==> flow/design.v <==
module ctr #(
	parameter ADR_WIDTH = 6
)(
	input wire clk_i,
	input wire rst_i,
	input wire carry_i,
	input wire [2-1:0] op_i,
	output reg [1-1:0] ctr_marmux_o,
	output reg [2-1:0] ctr_carrymux_o,
	output reg ctr_pc_reg_en_o,
	output reg ctr_a_reg_en_o,
	output reg ctr_mar_reg_en_o,
	output reg ctr_d_reg_en_o,
	output reg ctr_we_o,
	output reg [2-1:0] ctr_aluop_o
);
	localparam STATE_WIDTH = 12;
	localparam [STATE_WIDTH-1:0]
		s_fi	=	12'b000_000_000_001,
		s_rm	=	12'b000_000_000_010,
		s_nf	=	12'b000_000_000_100,
		s_nc	=	12'b000_000_001_000,
		s_af	=	12'b000_000_010_000,
		s_ac	=	12'b000_000_100_000,
		s_jc	=	12'b000_001_000_000,
		s_sw	=	12'b000_010_000_000,
		s_pm	=	12'b000_100_000_000,
		s_nw	=	12'b001_000_000_000,
		s_aw	=	12'b010_000_000_000,
		s_fw	=	12'b100_000_000_000;
	reg [STATE_WIDTH-1:0] current, next;
	always @(posedge clk_i) begin:sequential
		if (rst_i) begin
			current <= s_fi;
		end else begin
			current <= next;
		end
	end
	always @* begin:combnext
	case (current)
		s_fi:
			next = s_fw;
		s_fw:
			next = s_rm;
		s_rm:
			case (op_i)
				2'b00 : begin
					next = s_nf;
				end
				2'b01 : begin
					next = s_af;
				end
				2'b10 : begin
					next = s_sw;
				end
				2'b11 : begin
					if (carry_i) begin
						next = s_jc;
					end else begin
						next = s_fi;
					end
				end
				default:
					next = s_fi;
			endcase
		s_nf:
			next = s_nw;
                s_nw:
                        next = s_nc;
		s_nc:
			next = s_pm;
		s_af:
			next = s_aw;
                s_aw:
                        next = s_ac;
		s_ac:
			next = s_pm;
		s_jc:
			next = s_pm;
		s_sw:
			next = s_pm;
		s_pm:
			next = s_fi;
		default:
			next = s_fi;
	endcase
	end
	always @* begin:combout
	case(current)
		s_fi:
		begin
			ctr_pc_reg_en_o = 1'b1;
			ctr_marmux_o = 1'b1;
			ctr_mar_reg_en_o = 1'b0;
			ctr_aluop_o = 2'b01;
			ctr_a_reg_en_o = 1'b0;
			ctr_we_o = 1'b0;
			ctr_d_reg_en_o = 1'b0;
			ctr_carrymux_o = 2'b00;
		end
		s_fw:
		begin
			ctr_pc_reg_en_o = 1'b1;
			ctr_marmux_o = 1'b1;
			ctr_mar_reg_en_o = 1'b0;
			ctr_aluop_o = 2'b01;
			ctr_a_reg_en_o = 1'b0;
			ctr_we_o = 1'b0;
			ctr_d_reg_en_o = 1'b1;
			ctr_carrymux_o = 2'b00;
		end
		s_rm:
		begin
			ctr_pc_reg_en_o = 1'b0;
			ctr_marmux_o = 1'b0;
			ctr_mar_reg_en_o = 1'b1;
			ctr_aluop_o = 2'b01;
			ctr_a_reg_en_o = 1'b0;
			ctr_we_o = 1'b0;
			ctr_d_reg_en_o = 1'b0;
			ctr_carrymux_o = 2'b00;
		end
		s_nf:
		begin
			ctr_pc_reg_en_o = 1'b0;
			ctr_marmux_o = 1'b1;
			ctr_mar_reg_en_o = 1'b0;
			ctr_aluop_o = 2'b01;
			ctr_a_reg_en_o = 1'b0;
			ctr_we_o = 1'b0;
			ctr_d_reg_en_o = 1'b0;
			ctr_carrymux_o = 2'b00;
		end
		s_nw:
		begin
			ctr_pc_reg_en_o = 1'b0;
			ctr_marmux_o = 1'b1;
			ctr_mar_reg_en_o = 1'b0;
			ctr_aluop_o = 2'b01;
			ctr_a_reg_en_o = 1'b0;
			ctr_we_o = 1'b0;
			ctr_d_reg_en_o = 1'b1;
			ctr_carrymux_o = 2'b00;
		end
		s_nc:
		begin
			ctr_pc_reg_en_o = 1'b0;
			ctr_marmux_o = 1'b1;
			ctr_mar_reg_en_o = 1'b0;
			ctr_aluop_o = 2'b00;
			ctr_a_reg_en_o = 1'b1;
			ctr_we_o = 1'b0;
			ctr_d_reg_en_o = 1'b0;
			ctr_carrymux_o = 2'b01;
		end
		s_af:
		begin
			ctr_pc_reg_en_o = 1'b0;
			ctr_marmux_o = 1'b1;
			ctr_mar_reg_en_o = 1'b0;
			ctr_aluop_o = 2'b01;
			ctr_a_reg_en_o = 1'b0;
			ctr_we_o = 1'b0;
			ctr_d_reg_en_o = 1'b0;
			ctr_carrymux_o = 2'b00;
		end
		s_aw:
		begin
			ctr_pc_reg_en_o = 1'b0;
			ctr_marmux_o = 1'b1;
			ctr_mar_reg_en_o = 1'b0;
			ctr_aluop_o = 2'b01;
			ctr_a_reg_en_o = 1'b0;
			ctr_we_o = 1'b0;
			ctr_d_reg_en_o = 1'b1;
			ctr_carrymux_o = 2'b00;
		end
		s_ac:
		begin
			ctr_pc_reg_en_o = 1'b0;
			ctr_marmux_o = 1'b1;
			ctr_mar_reg_en_o = 1'b0;
			ctr_aluop_o = 2'b01;
			ctr_a_reg_en_o = 1'b1;
			ctr_we_o = 1'b0;
			ctr_d_reg_en_o = 1'b0;
			ctr_carrymux_o = 2'b01;
		end
		s_jc:
		begin
			ctr_pc_reg_en_o = 1'b0;
			ctr_marmux_o = 1'b1;
			ctr_mar_reg_en_o = 1'b0;
			ctr_aluop_o = 2'b01;
			ctr_a_reg_en_o = 1'b0;
			ctr_we_o = 1'b0;
			ctr_d_reg_en_o = 1'b0;
			ctr_carrymux_o = 2'b10;
		end
		s_sw:
		begin
			ctr_pc_reg_en_o = 1'b0;
			ctr_marmux_o = 1'b1;
			ctr_mar_reg_en_o = 1'b0;
			ctr_aluop_o = 2'b01;
			ctr_a_reg_en_o = 1'b0;
			ctr_we_o = 1'b1;
			ctr_d_reg_en_o = 1'b0;
			ctr_carrymux_o = 2'b00;
		end
		s_pm:
		begin
			ctr_pc_reg_en_o = 1'b0;
			ctr_marmux_o = 1'b1;
			ctr_mar_reg_en_o = 1'b1;
			ctr_aluop_o = 2'b01;
			ctr_a_reg_en_o = 1'b0;
			ctr_we_o = 1'b0;
			ctr_d_reg_en_o = 1'b0;
			ctr_carrymux_o = 2'b00;
		end
		default:
		begin
			ctr_pc_reg_en_o = 1'b0;
			ctr_marmux_o = 1'b1;
			ctr_mar_reg_en_o = 1'b1;
			ctr_aluop_o = 2'b01;
			ctr_a_reg_en_o = 1'b0;
			ctr_we_o = 1'b0;
			ctr_d_reg_en_o = 1'b0;
			ctr_carrymux_o = 2'b00;
		end
	endcase
	end
endmodule
module adr #(
	parameter ADR_WIDTH = 6
)(
	input wire clk_i,
	input wire rst_i,
	input wire [ADR_WIDTH-1:0] adr_i,
	input wire [1-1:0] ctr_marmux_i,
	input wire ctr_mar_reg_en_i,
	input wire ctr_pc_reg_en_i,
	output wire [ADR_WIDTH-1:0] adr_o
);
	reg [ADR_WIDTH-1:0] mar_reg;
	reg [ADR_WIDTH-1:0] mar_reg_next;
	reg [ADR_WIDTH-1:0] pc_reg;
	reg [ADR_WIDTH-1:0] pc_reg_next;
	always @(posedge clk_i) begin:seq
		if (rst_i) begin
			pc_reg <= 0;
			mar_reg <= 0;
		end else begin
			if (ctr_pc_reg_en_i) begin
				pc_reg <= pc_reg_next;
			end
			if (ctr_mar_reg_en_i) begin
				mar_reg <= mar_reg_next;
			end
		end
	end
	always @* begin:comb
		pc_reg_next = mar_reg + 1'd1;
		case (ctr_marmux_i)
			1'b0 : begin
				mar_reg_next = adr_i;
			end
			1'b1 : begin
				mar_reg_next = pc_reg;
			end
			default:
				mar_reg_next = pc_reg;
		endcase
	end
	assign adr_o = mar_reg;
endmodule
module dat #(
	parameter DATA_WIDTH = 8
)(
	input wire clk_i,
	input wire rst_i,
	input wire [DATA_WIDTH-1:0] data_i,
	input wire [2-1:0] ctr_aluop_i,
	input wire ctr_a_reg_en_i,
	input wire [2-1:0] ctr_carrymux_i,
	output wire carry_o,
	output wire [DATA_WIDTH-1:0] data_o
);
	reg [DATA_WIDTH-1:0] a_reg;
	reg [DATA_WIDTH-1:0] a_reg_next;
	reg carry_reg;
	reg carry_next;
	reg carry_alu;
	always @(posedge clk_i) begin:seq
		if (rst_i) begin
			a_reg <= 0;
			carry_reg <= 0;
		end else begin
			if (ctr_a_reg_en_i) begin
				a_reg <= a_reg_next;
			end
			carry_reg <= carry_next;
		end
	end
	always @* begin:comb
		case (ctr_aluop_i)
			2'b00 : begin
				{carry_alu, a_reg_next} =
					{1'b0, ~(a_reg | data_i)};
			end
			2'b01 : begin
				{carry_alu, a_reg_next} =
					a_reg + data_i;
			end
			2'b11 : begin
				{carry_alu, a_reg_next} = {1'b0, a_reg};
			end
			2'b10 : begin
				{carry_alu, a_reg_next} = {carry_reg, a_reg};
			end
			default:
				{carry_alu, a_reg_next} = {carry_reg, a_reg};
		endcase
		case (ctr_carrymux_i)
			2'b00 : begin
				carry_next = carry_reg;
			end
			2'b01 : begin
				carry_next = carry_alu;
			end
			2'b10 : begin
				carry_next = 0;
			end
			default:
				carry_next = carry_reg;
		endcase
	end
	assign data_o = a_reg;
	assign carry_o = carry_reg;
endmodule
module alpacacorn #(
	parameter ADR_WIDTH = 6,
	parameter DATA_WIDTH = 8
)(
	input wire clk_i,
	input wire rst_i,
	input wire [DATA_WIDTH-1:0] data_i,
	output wire [DATA_WIDTH-1:0] data_o,
	output wire [ADR_WIDTH-1:0] adr_o,
	output wire we_o
);
	wire carry_dat_ctr;
	wire [2-1:0] ctr_carrymux_ctr_dat;
	wire ctr_a_reg_en_ctr_dat;
	wire [1-1:0] ctr_marmux_ctr_adr;
	wire ctr_mar_reg_en_ctr_adr;
	wire ctr_pc_reg_en_ctr_adr;
	wire ctr_d_reg_en;
	wire [2-1:0] ctr_aluop_ctr_dat;
	reg [DATA_WIDTH-1:0] d_reg;
	always @(posedge clk_i) begin:seq
		if (rst_i) begin
			d_reg <= 0;
		end else begin
			if (ctr_d_reg_en) begin
				d_reg <= data_i;
			end
		end
	end
	ctr #(
		.ADR_WIDTH(ADR_WIDTH)
	) i_ctr (
		.clk_i(clk_i),
		.rst_i(rst_i),
		.carry_i(carry_dat_ctr),
		.op_i(d_reg[DATA_WIDTH-1:DATA_WIDTH-2]),
		.ctr_marmux_o(ctr_marmux_ctr_adr),
		.ctr_carrymux_o(ctr_carrymux_ctr_dat),
		.ctr_a_reg_en_o(ctr_a_reg_en_ctr_dat),
		.ctr_d_reg_en_o(ctr_d_reg_en),
		.ctr_mar_reg_en_o(ctr_mar_reg_en_ctr_adr),
		.ctr_pc_reg_en_o(ctr_pc_reg_en_ctr_adr),
		.ctr_aluop_o(ctr_aluop_ctr_dat),
		.ctr_we_o(we_o)
	);
	adr #(
		.ADR_WIDTH(ADR_WIDTH)
	) i_adr (
		.clk_i(clk_i),
		.rst_i(rst_i),
		.adr_i(d_reg[ADR_WIDTH-1:0]),
		.ctr_marmux_i(ctr_marmux_ctr_adr),
		.ctr_mar_reg_en_i(ctr_mar_reg_en_ctr_adr),
		.ctr_pc_reg_en_i(ctr_pc_reg_en_ctr_adr),
		.adr_o(adr_o)
	);
	dat #(
		.DATA_WIDTH(DATA_WIDTH)
	) i_dat (
		.clk_i(clk_i),
		.rst_i(rst_i),
		.data_i(d_reg),
		.ctr_aluop_i(ctr_aluop_ctr_dat),
		.ctr_carrymux_i(ctr_carrymux_ctr_dat),
		.ctr_a_reg_en_i(ctr_a_reg_en_ctr_dat),
		.carry_o(carry_dat_ctr),
		.data_o(data_o)
	);
endmodule
# Reports on alpacacorn
# The steps from the RTL of alpacacorn to its reports follow in flow order.
# Line numbers count from 1 in the design file above.
design:
  top: "alpacacorn"
  clock: "clk_i"
  cell_library: "sky130hd"
  pvt_corner: "tt_025C_1v80"

# After elaboration
# Source: Yosys, flattened and elaborated, memories not mapped. Widths are those after wreduce. Registers that Yosys merges into a memory's read port (data or address) are not register bits. Print and check cells do not count. Equal cells are merged and count once.
classes:
  n_addsub: 2
  n_mul: 0
  div: 0
  cmp: 0
  equal: 20
  shifts: 0
  mux: 13
  logic: 4
  n_reduce_logical: 10
op_table:
  columns: ["operator", "n"]
  rows:
  - ["case mux 12 bit (select 8 bit)", 1]
  - ["case mux 12 bit (select 4 bit)", 1]
  - ["case mux 9 bit (select 3 bit)", 1]
  - ["== test 12 x 1 -> 1 bit with constant B", 1]
  - ["== test 12 x 10 -> 1 bit with constant B", 1]
  - ["== test 12 x 11 -> 1 bit with constant B", 1]
  - ["== test 12 bit with constant B", 1]
  - ["== test 12 x 2 -> 1 bit with constant B", 1]
  - ["== test 12 x 3 -> 1 bit with constant B", 1]
  - ["== test 12 x 4 -> 1 bit with constant B", 1]
  - ["== test 12 x 5 -> 1 bit with constant B", 1]
  - ["== test 12 x 6 -> 1 bit with constant B", 1]
  - ["== test 12 x 7 -> 1 bit with constant B", 1]
  - ["== test 12 x 8 -> 1 bit with constant B", 1]
  - ["case mux 6 bit (select 2 bit)", 1]
  - ["OR reduction 10 bit", 1]
  - ["adder 8 x 8 -> 9 bit", 1]
  - ["bitwise OR 8 bit", 1]
  - ["inverter 8 bit", 1]
  - ["two-way mux 7 bit", 1]
  - ["== test 2 bit with constant B", 3]
  - ["adder 6 x 1 -> 6 bit with constant B", 1]
  - ["two-way mux 1 bit", 6]
  - ["== test 1 x 2 -> 1 bit with constant B", 2]
  - ["== test 2 x 1 -> 1 bit with constant B", 2]
  - ["logical NOT 2 bit", 2]
  - ["OR reduction 2 bit", 2]
  - ["OR reduction 4 bit", 1]
# Other operator kinds: 9; their cells: 10.
bits:
  ff_bits: 41
  latchBits: 0
  mem_bits_rw: 0
  mem_bits_ro: 0
  clocked_rd_ports_x_width: 0
  mem_count: 0
  input_bits: 10
  out_inout_bits: 15
  wordCells: 55

# Longest topological paths
# Yosys ltp: most cells in a row. Word level: on the elaborated netlist, between registers, memories and ports. Mapped: between sequential cells and ports; inverters and the memories' decode and read muxes count.
depth:
  ltp_word: 6
  abc_area: 0
  ltp_mapped: 8
  mapped_depth_nobuf: 8

# Synthesis result
# Yosys stat after the flow's synthesis: flattened, memories mapped to cells. It holds for the ABC_AREA given above (unset counts as 0); a run with the other value may have another netlist.
mapped:
  stdcells: 232
  synth_area_um2: 2029.4
  seq_area_um2: 820.8
  flip_flops: 41
by_type:
  columns: ["cell", "n", "area_total_um2"]
  rows:
  - ["sky130_fd_sc_hd__dfxtp_1", 41, 820.787]
  - ["sky130_fd_sc_hd__ha_1", 18, 225.216]
  - ["sky130_fd_sc_hd__mux2i_1", 16, 160.154]
  - ["sky130_fd_sc_hd__nor2_1", 40, 150.144]
  - ["sky130_fd_sc_hd__a21oi_1", 21, 105.101]
  - ["sky130_fd_sc_hd__inv_1", 19, 71.318]
  - ["sky130_fd_sc_hd__a211oi_1", 8, 60.058]
  - ["sky130_fd_sc_hd__xor2_1", 5, 43.792]
  - ["sky130_fd_sc_hd__nor2b_1", 6, 37.536]
  - ["sky130_fd_sc_hd__nor3_1", 7, 35.034]
  - ["sky130_fd_sc_hd__xnor2_1", 4, 35.034]
  - ["sky130_fd_sc_hd__nand3_1", 6, 30.029]
  - ["sky130_fd_sc_hd__nand2_1", 6, 22.522]
  - ["sky130_fd_sc_hd__fa_1", 1, 20.019]
  - ["sky130_fd_sc_hd__nor4_1", 3, 18.768]
  - ["sky130_fd_sc_hd__a221oi_1", 2, 17.517]
  - ["sky130_fd_sc_hd__buf_2", 3, 15.014]
  - ["sky130_fd_sc_hd__clkbuf_1", 4, 15.014]
# Not listed: further types 16, cells in them 22.
# The figures by module come from a second, unflattened synthesis with its own total; it is not the netlist above.
hier_totals:
  hier_cells: 231
  hier_area_um2: 2133.3
# Each row is one instance without its submodules.
by_module:
  columns: ["module", "instances", "n_cells", "mod_area_um2", "seq_area_um2"]
  rows:
  - ["dat #(DATA_WIDTH=8)", 1, 108, 902.1, 180.2]
  - ["adr #(ADR_WIDTH=6)", 1, 56, 530.5, 240.2]
  - ["ctr #(ADR_WIDTH=6)", 1, 41, 415.4, 240.2]
  - ["alpacacorn", 1, 26, 285.3, 160.2]

# Timing after synthesis
# Source: OpenSTA report_checks on the synthesized netlist (no wires, ideal clock, input and output delay 20% of the period each), path of least setup slack; recovery checks are left aside. Register names are those of the netlist, which keeps one name where synthesis merged equal registers.
synth_path:
  path_type: "register -> register"
  startpoint: "register i_dat.a_reg[0]"
  endpoint: "register i_dat.carry_reg"
  period_ns: 2.5
  setup_time_ns: 0.070
  launch_ns: 0.000
  t_arrival_ns: 1.976
  required_time_ns: 2.430
  setup_slack_ns: 0.453
  path_delay_ns: 2.046
  driving_pins: 9
  path_buffers: 0
  period_less_setup_slack_ns: 2.047
# "path_delay_ns" = arrival - input delay + setup time.
# "driving_pins": output pins that drive a net of the path, with the launching flip-flop's if there is one; two outputs of one cell count as two.
# "period_less_setup_slack_ns" is the clock period less the worst setup slack; recovery checks do not enter. This is arithmetic on one report: input and output delays are still those of the set period (20% each).
# The rows between start and end are the longest chain of elaborated cells between them; the timing report does not say that the signal goes this way. Where chains are equally long, one stands for them.
# Each line given opens the expression or statement behind the cell; cells for indexed reads and writes are added by Yosys, which also makes memories of some case tables.
synth_via:
  cell_sequence: "sky130_fd_sc_hd__dfxtp_1 -> sky130_fd_sc_hd__ha_1 -> sky130_fd_sc_hd__inv_1 -> sky130_fd_sc_hd__fa_1 -> sky130_fd_sc_hd__and2b_1 -> sky130_fd_sc_hd__o2111ai_1 -> sky130_fd_sc_hd__and4b_1 -> sky130_fd_sc_hd__or3_1 -> sky130_fd_sc_hd__a21oi_1"
  elab_chain_cells: 3
synth_lines:
  columns: ["item", "line_no", "text"]
  rows:
  - ["start: declaration", 291, "reg [DATA_WIDTH-1:0] a_reg;"]
  - ["start: assignment", 298, "a_reg <= 0;"]
  - ["start: assignment", 302, "a_reg <= a_reg_next;"]
  - ["adder 8 x 8 -> 9 bit", 315, "a_reg + data_i;"]
  - ["case mux 9 bit (select 3 bit)", 308, "case (ctr_aluop_i)"]
  - ["case mux 1 bit (select 2 bit)", 326, "case (ctr_carrymux_i)"]
  - ["end: assignment", 299, "carry_reg <= 0;"]
  - ["end: assignment", 304, "carry_reg <= carry_next;"]
  - ["end: declaration", 293, "reg carry_reg;"]

# Timing after layout
# Path of least setup slack in the final report of run A (OpenROAD, finished layout, wires in). Where an end is a register, its clock arrival counts in the times.
layout_path:
  path_type: "register -> register"
  startpoint: "register i_dat.a_reg[0]"
  endpoint: "register i_dat.carry_reg"
  period_ns: 2.17
  setup_time_ns: 0.06
  launch_ns: 0.29
  t_arrival_ns: 2.25
  required_time_ns: 2.40
  setup_slack_ns: 0.15
  driving_pins: 9
  path_buffers: 0
# The rows between start and end are the longest chain of elaborated cells between them; the timing report does not say that the signal goes this way. Where chains are equally long, one stands for them.
layout_via:
  cell_sequence: "sky130_fd_sc_hd__dfxtp_2 -> sky130_fd_sc_hd__ha_2 -> sky130_fd_sc_hd__inv_1 -> sky130_fd_sc_hd__fa_2 -> sky130_fd_sc_hd__and2b_1 -> sky130_fd_sc_hd__o2111ai_1 -> sky130_fd_sc_hd__and4b_1 -> sky130_fd_sc_hd__or3_1 -> sky130_fd_sc_hd__a21oi_1"
  elab_chain_cells: 3
layout_lines:
  columns: ["item", "line_no", "text"]
  rows:
  - ["start: declaration", 291, "reg [DATA_WIDTH-1:0] a_reg;"]
  - ["start: assignment", 298, "a_reg <= 0;"]
  - ["start: assignment", 302, "a_reg <= a_reg_next;"]
  - ["adder 8 x 8 -> 9 bit", 315, "a_reg + data_i;"]
  - ["case mux 9 bit (select 3 bit)", 308, "case (ctr_aluop_i)"]
  - ["case mux 1 bit (select 2 bit)", 326, "case (ctr_carrymux_i)"]
  - ["end: assignment", 299, "carry_reg <= 0;"]
  - ["end: assignment", 304, "carry_reg <= carry_next;"]
  - ["end: declaration", 293, "reg carry_reg;"]

# Measured data: module alpacacorn, platform sky130hd, 5 stored runs of the flow under differing settings, order arbitrary. Input and output delays are each 20% of the period that was set; the output load is 0.01 pF.
# "achieved_period_ns" means the clock period less the worst setup slack. The figure is calculated, with input and output delays left at 20% of the set period.
# "worst_path_ns" means the part of the period allowed to the worst setup path (the constraints hold back 20% at inputs and 20% at outputs) less its slack; where the path has registers, the arrival times of their clocks count too.
# "final_power_uw" is the tool's figure for a default switching activity; nothing was simulated.
runs:
  - name: "run A"
    settings:
      period_ns: 2.17
      CAP_MARGIN: 20
      CORE_MARGIN: 2
      CORE_UTILIZATION: 40
      SLEW_MARGIN: 20
    results:
      final_power_uw: 1581
      timing.setup.tns_ns: 0.000
      ys_area_um2: 2029.4
      post_route_util_frac: 0.516
      worst_path_ns: 2.02
      worst_path_kind: "register -> register"
      final_die_area_um2: 5659.6
      fin_ws_ns: 0.152
      achieved_period_ns: 2.018
      hold_worst_slack_ns: 0.430
      layout_stdcell_area_um2: 2486.1
  - name: "run B"
    settings:
      ABC_AREA: 1
      CAP_MARGIN: 40
      CELL_PAD_IN_SITES_DETAIL_PLACEMENT: 1
      CELL_PAD_IN_SITES_GLOBAL_PLACEMENT: 2
      CORE_ASPECT_RATIO: 0.79
      CORE_UTILIZATION: 55
      CTS_CLUSTER_DIAMETER: 384
      CTS_CLUSTER_SIZE: 41
      GPL_ROUTABILITY_DRIVEN: 0
      PLACE_DENSITY: 0.47
      SETUP_SLACK_MARGIN: 0.11
      SLEW_MARGIN: 5
      period_ns: 2.63
      CORE_MARGIN: 2
    outcome: "unfinished; error GPL-0301 in placement"
  - name: "run C"
    settings:
      ABC_AREA: 0
      CELL_PAD_IN_SITES_DETAIL_PLACEMENT: 0
      CELL_PAD_IN_SITES_GLOBAL_PLACEMENT: 0
      CORE_ASPECT_RATIO: 1.75
      CORE_MARGIN: 10
      CORE_UTILIZATION: 64
      CTS_CLUSTER_DIAMETER: 380
      CTS_CLUSTER_SIZE: 18
      GPL_ROUTABILITY_DRIVEN: 0
      GPL_TIMING_DRIVEN: 0
      PLACE_DENSITY_LB_ADDON: 0.27
      SETUP_SLACK_MARGIN: 0.34
      TNS_END_PERCENT: 30
      period_ns: 1.78
      CAP_MARGIN: 20
      SLEW_MARGIN: 20
    results:
      final_power_uw: 1834
      timing.setup.tns_ns: -0.488
      ys_area_um2: 2029.4
      post_route_util_frac: 0.874
      worst_path_ns: 2.00
      worst_path_kind: "register -> register"
      final_die_area_um2: 5911.8
      fin_ws_ns: -0.223
      achieved_period_ns: 2.003
      hold_worst_slack_ns: 0.427
      layout_stdcell_area_um2: 2717.6
  - name: "run D"
    settings:
      ABC_AREA: 0
      CAP_MARGIN: 40
      CELL_PAD_IN_SITES_DETAIL_PLACEMENT: 2
      CORE_ASPECT_RATIO: 0.68
      CORE_MARGIN: 7
      CORE_UTILIZATION: 27
      CTS_CLUSTER_DIAMETER: 291
      GPL_ROUTABILITY_DRIVEN: 1
      GPL_TIMING_DRIVEN: 0
      MAX_ROUTING_LAYER: "met4"
      PLACE_DENSITY: 0.85
      SETUP_SLACK_MARGIN: 0.55
      period_ns: 2.24
      SLEW_MARGIN: 20
    results:
      final_power_uw: 1526
      timing.setup.tns_ns: 0.000
      ys_area_um2: 2029.4
      post_route_util_frac: 0.382
      worst_path_ns: 2.03
      worst_path_kind: "register -> register"
      final_die_area_um2: 10184.9
      fin_ws_ns: 0.213
      achieved_period_ns: 2.027
      hold_worst_slack_ns: 0.420
      layout_stdcell_area_um2: 2715.1
  - name: "run E"
    settings:
      CELL_PAD_IN_SITES_DETAIL_PLACEMENT: 2
      CORE_MARGIN: 10
      CORE_UTILIZATION: 26
      CTS_CLUSTER_DIAMETER: 197
      CTS_CLUSTER_SIZE: 48
      GPL_TIMING_DRIVEN: 0
      HOLD_SLACK_MARGIN: 0.18
      MAX_ROUTING_LAYER: "met4"
      SLEW_MARGIN: 5
      period_ns: 2.43
      CAP_MARGIN: 20
    results:
      final_power_uw: 1325
      timing.setup.tns_ns: 0.000
      ys_area_um2: 2029.4
      post_route_util_frac: 0.326
      worst_path_ns: 2.20
      worst_path_kind: "register -> register"
      final_die_area_um2: 11739.7
      fin_ws_ns: 0.229
      achieved_period_ns: 2.201
      hold_worst_slack_ns: 0.418
      layout_stdcell_area_um2: 2489.9
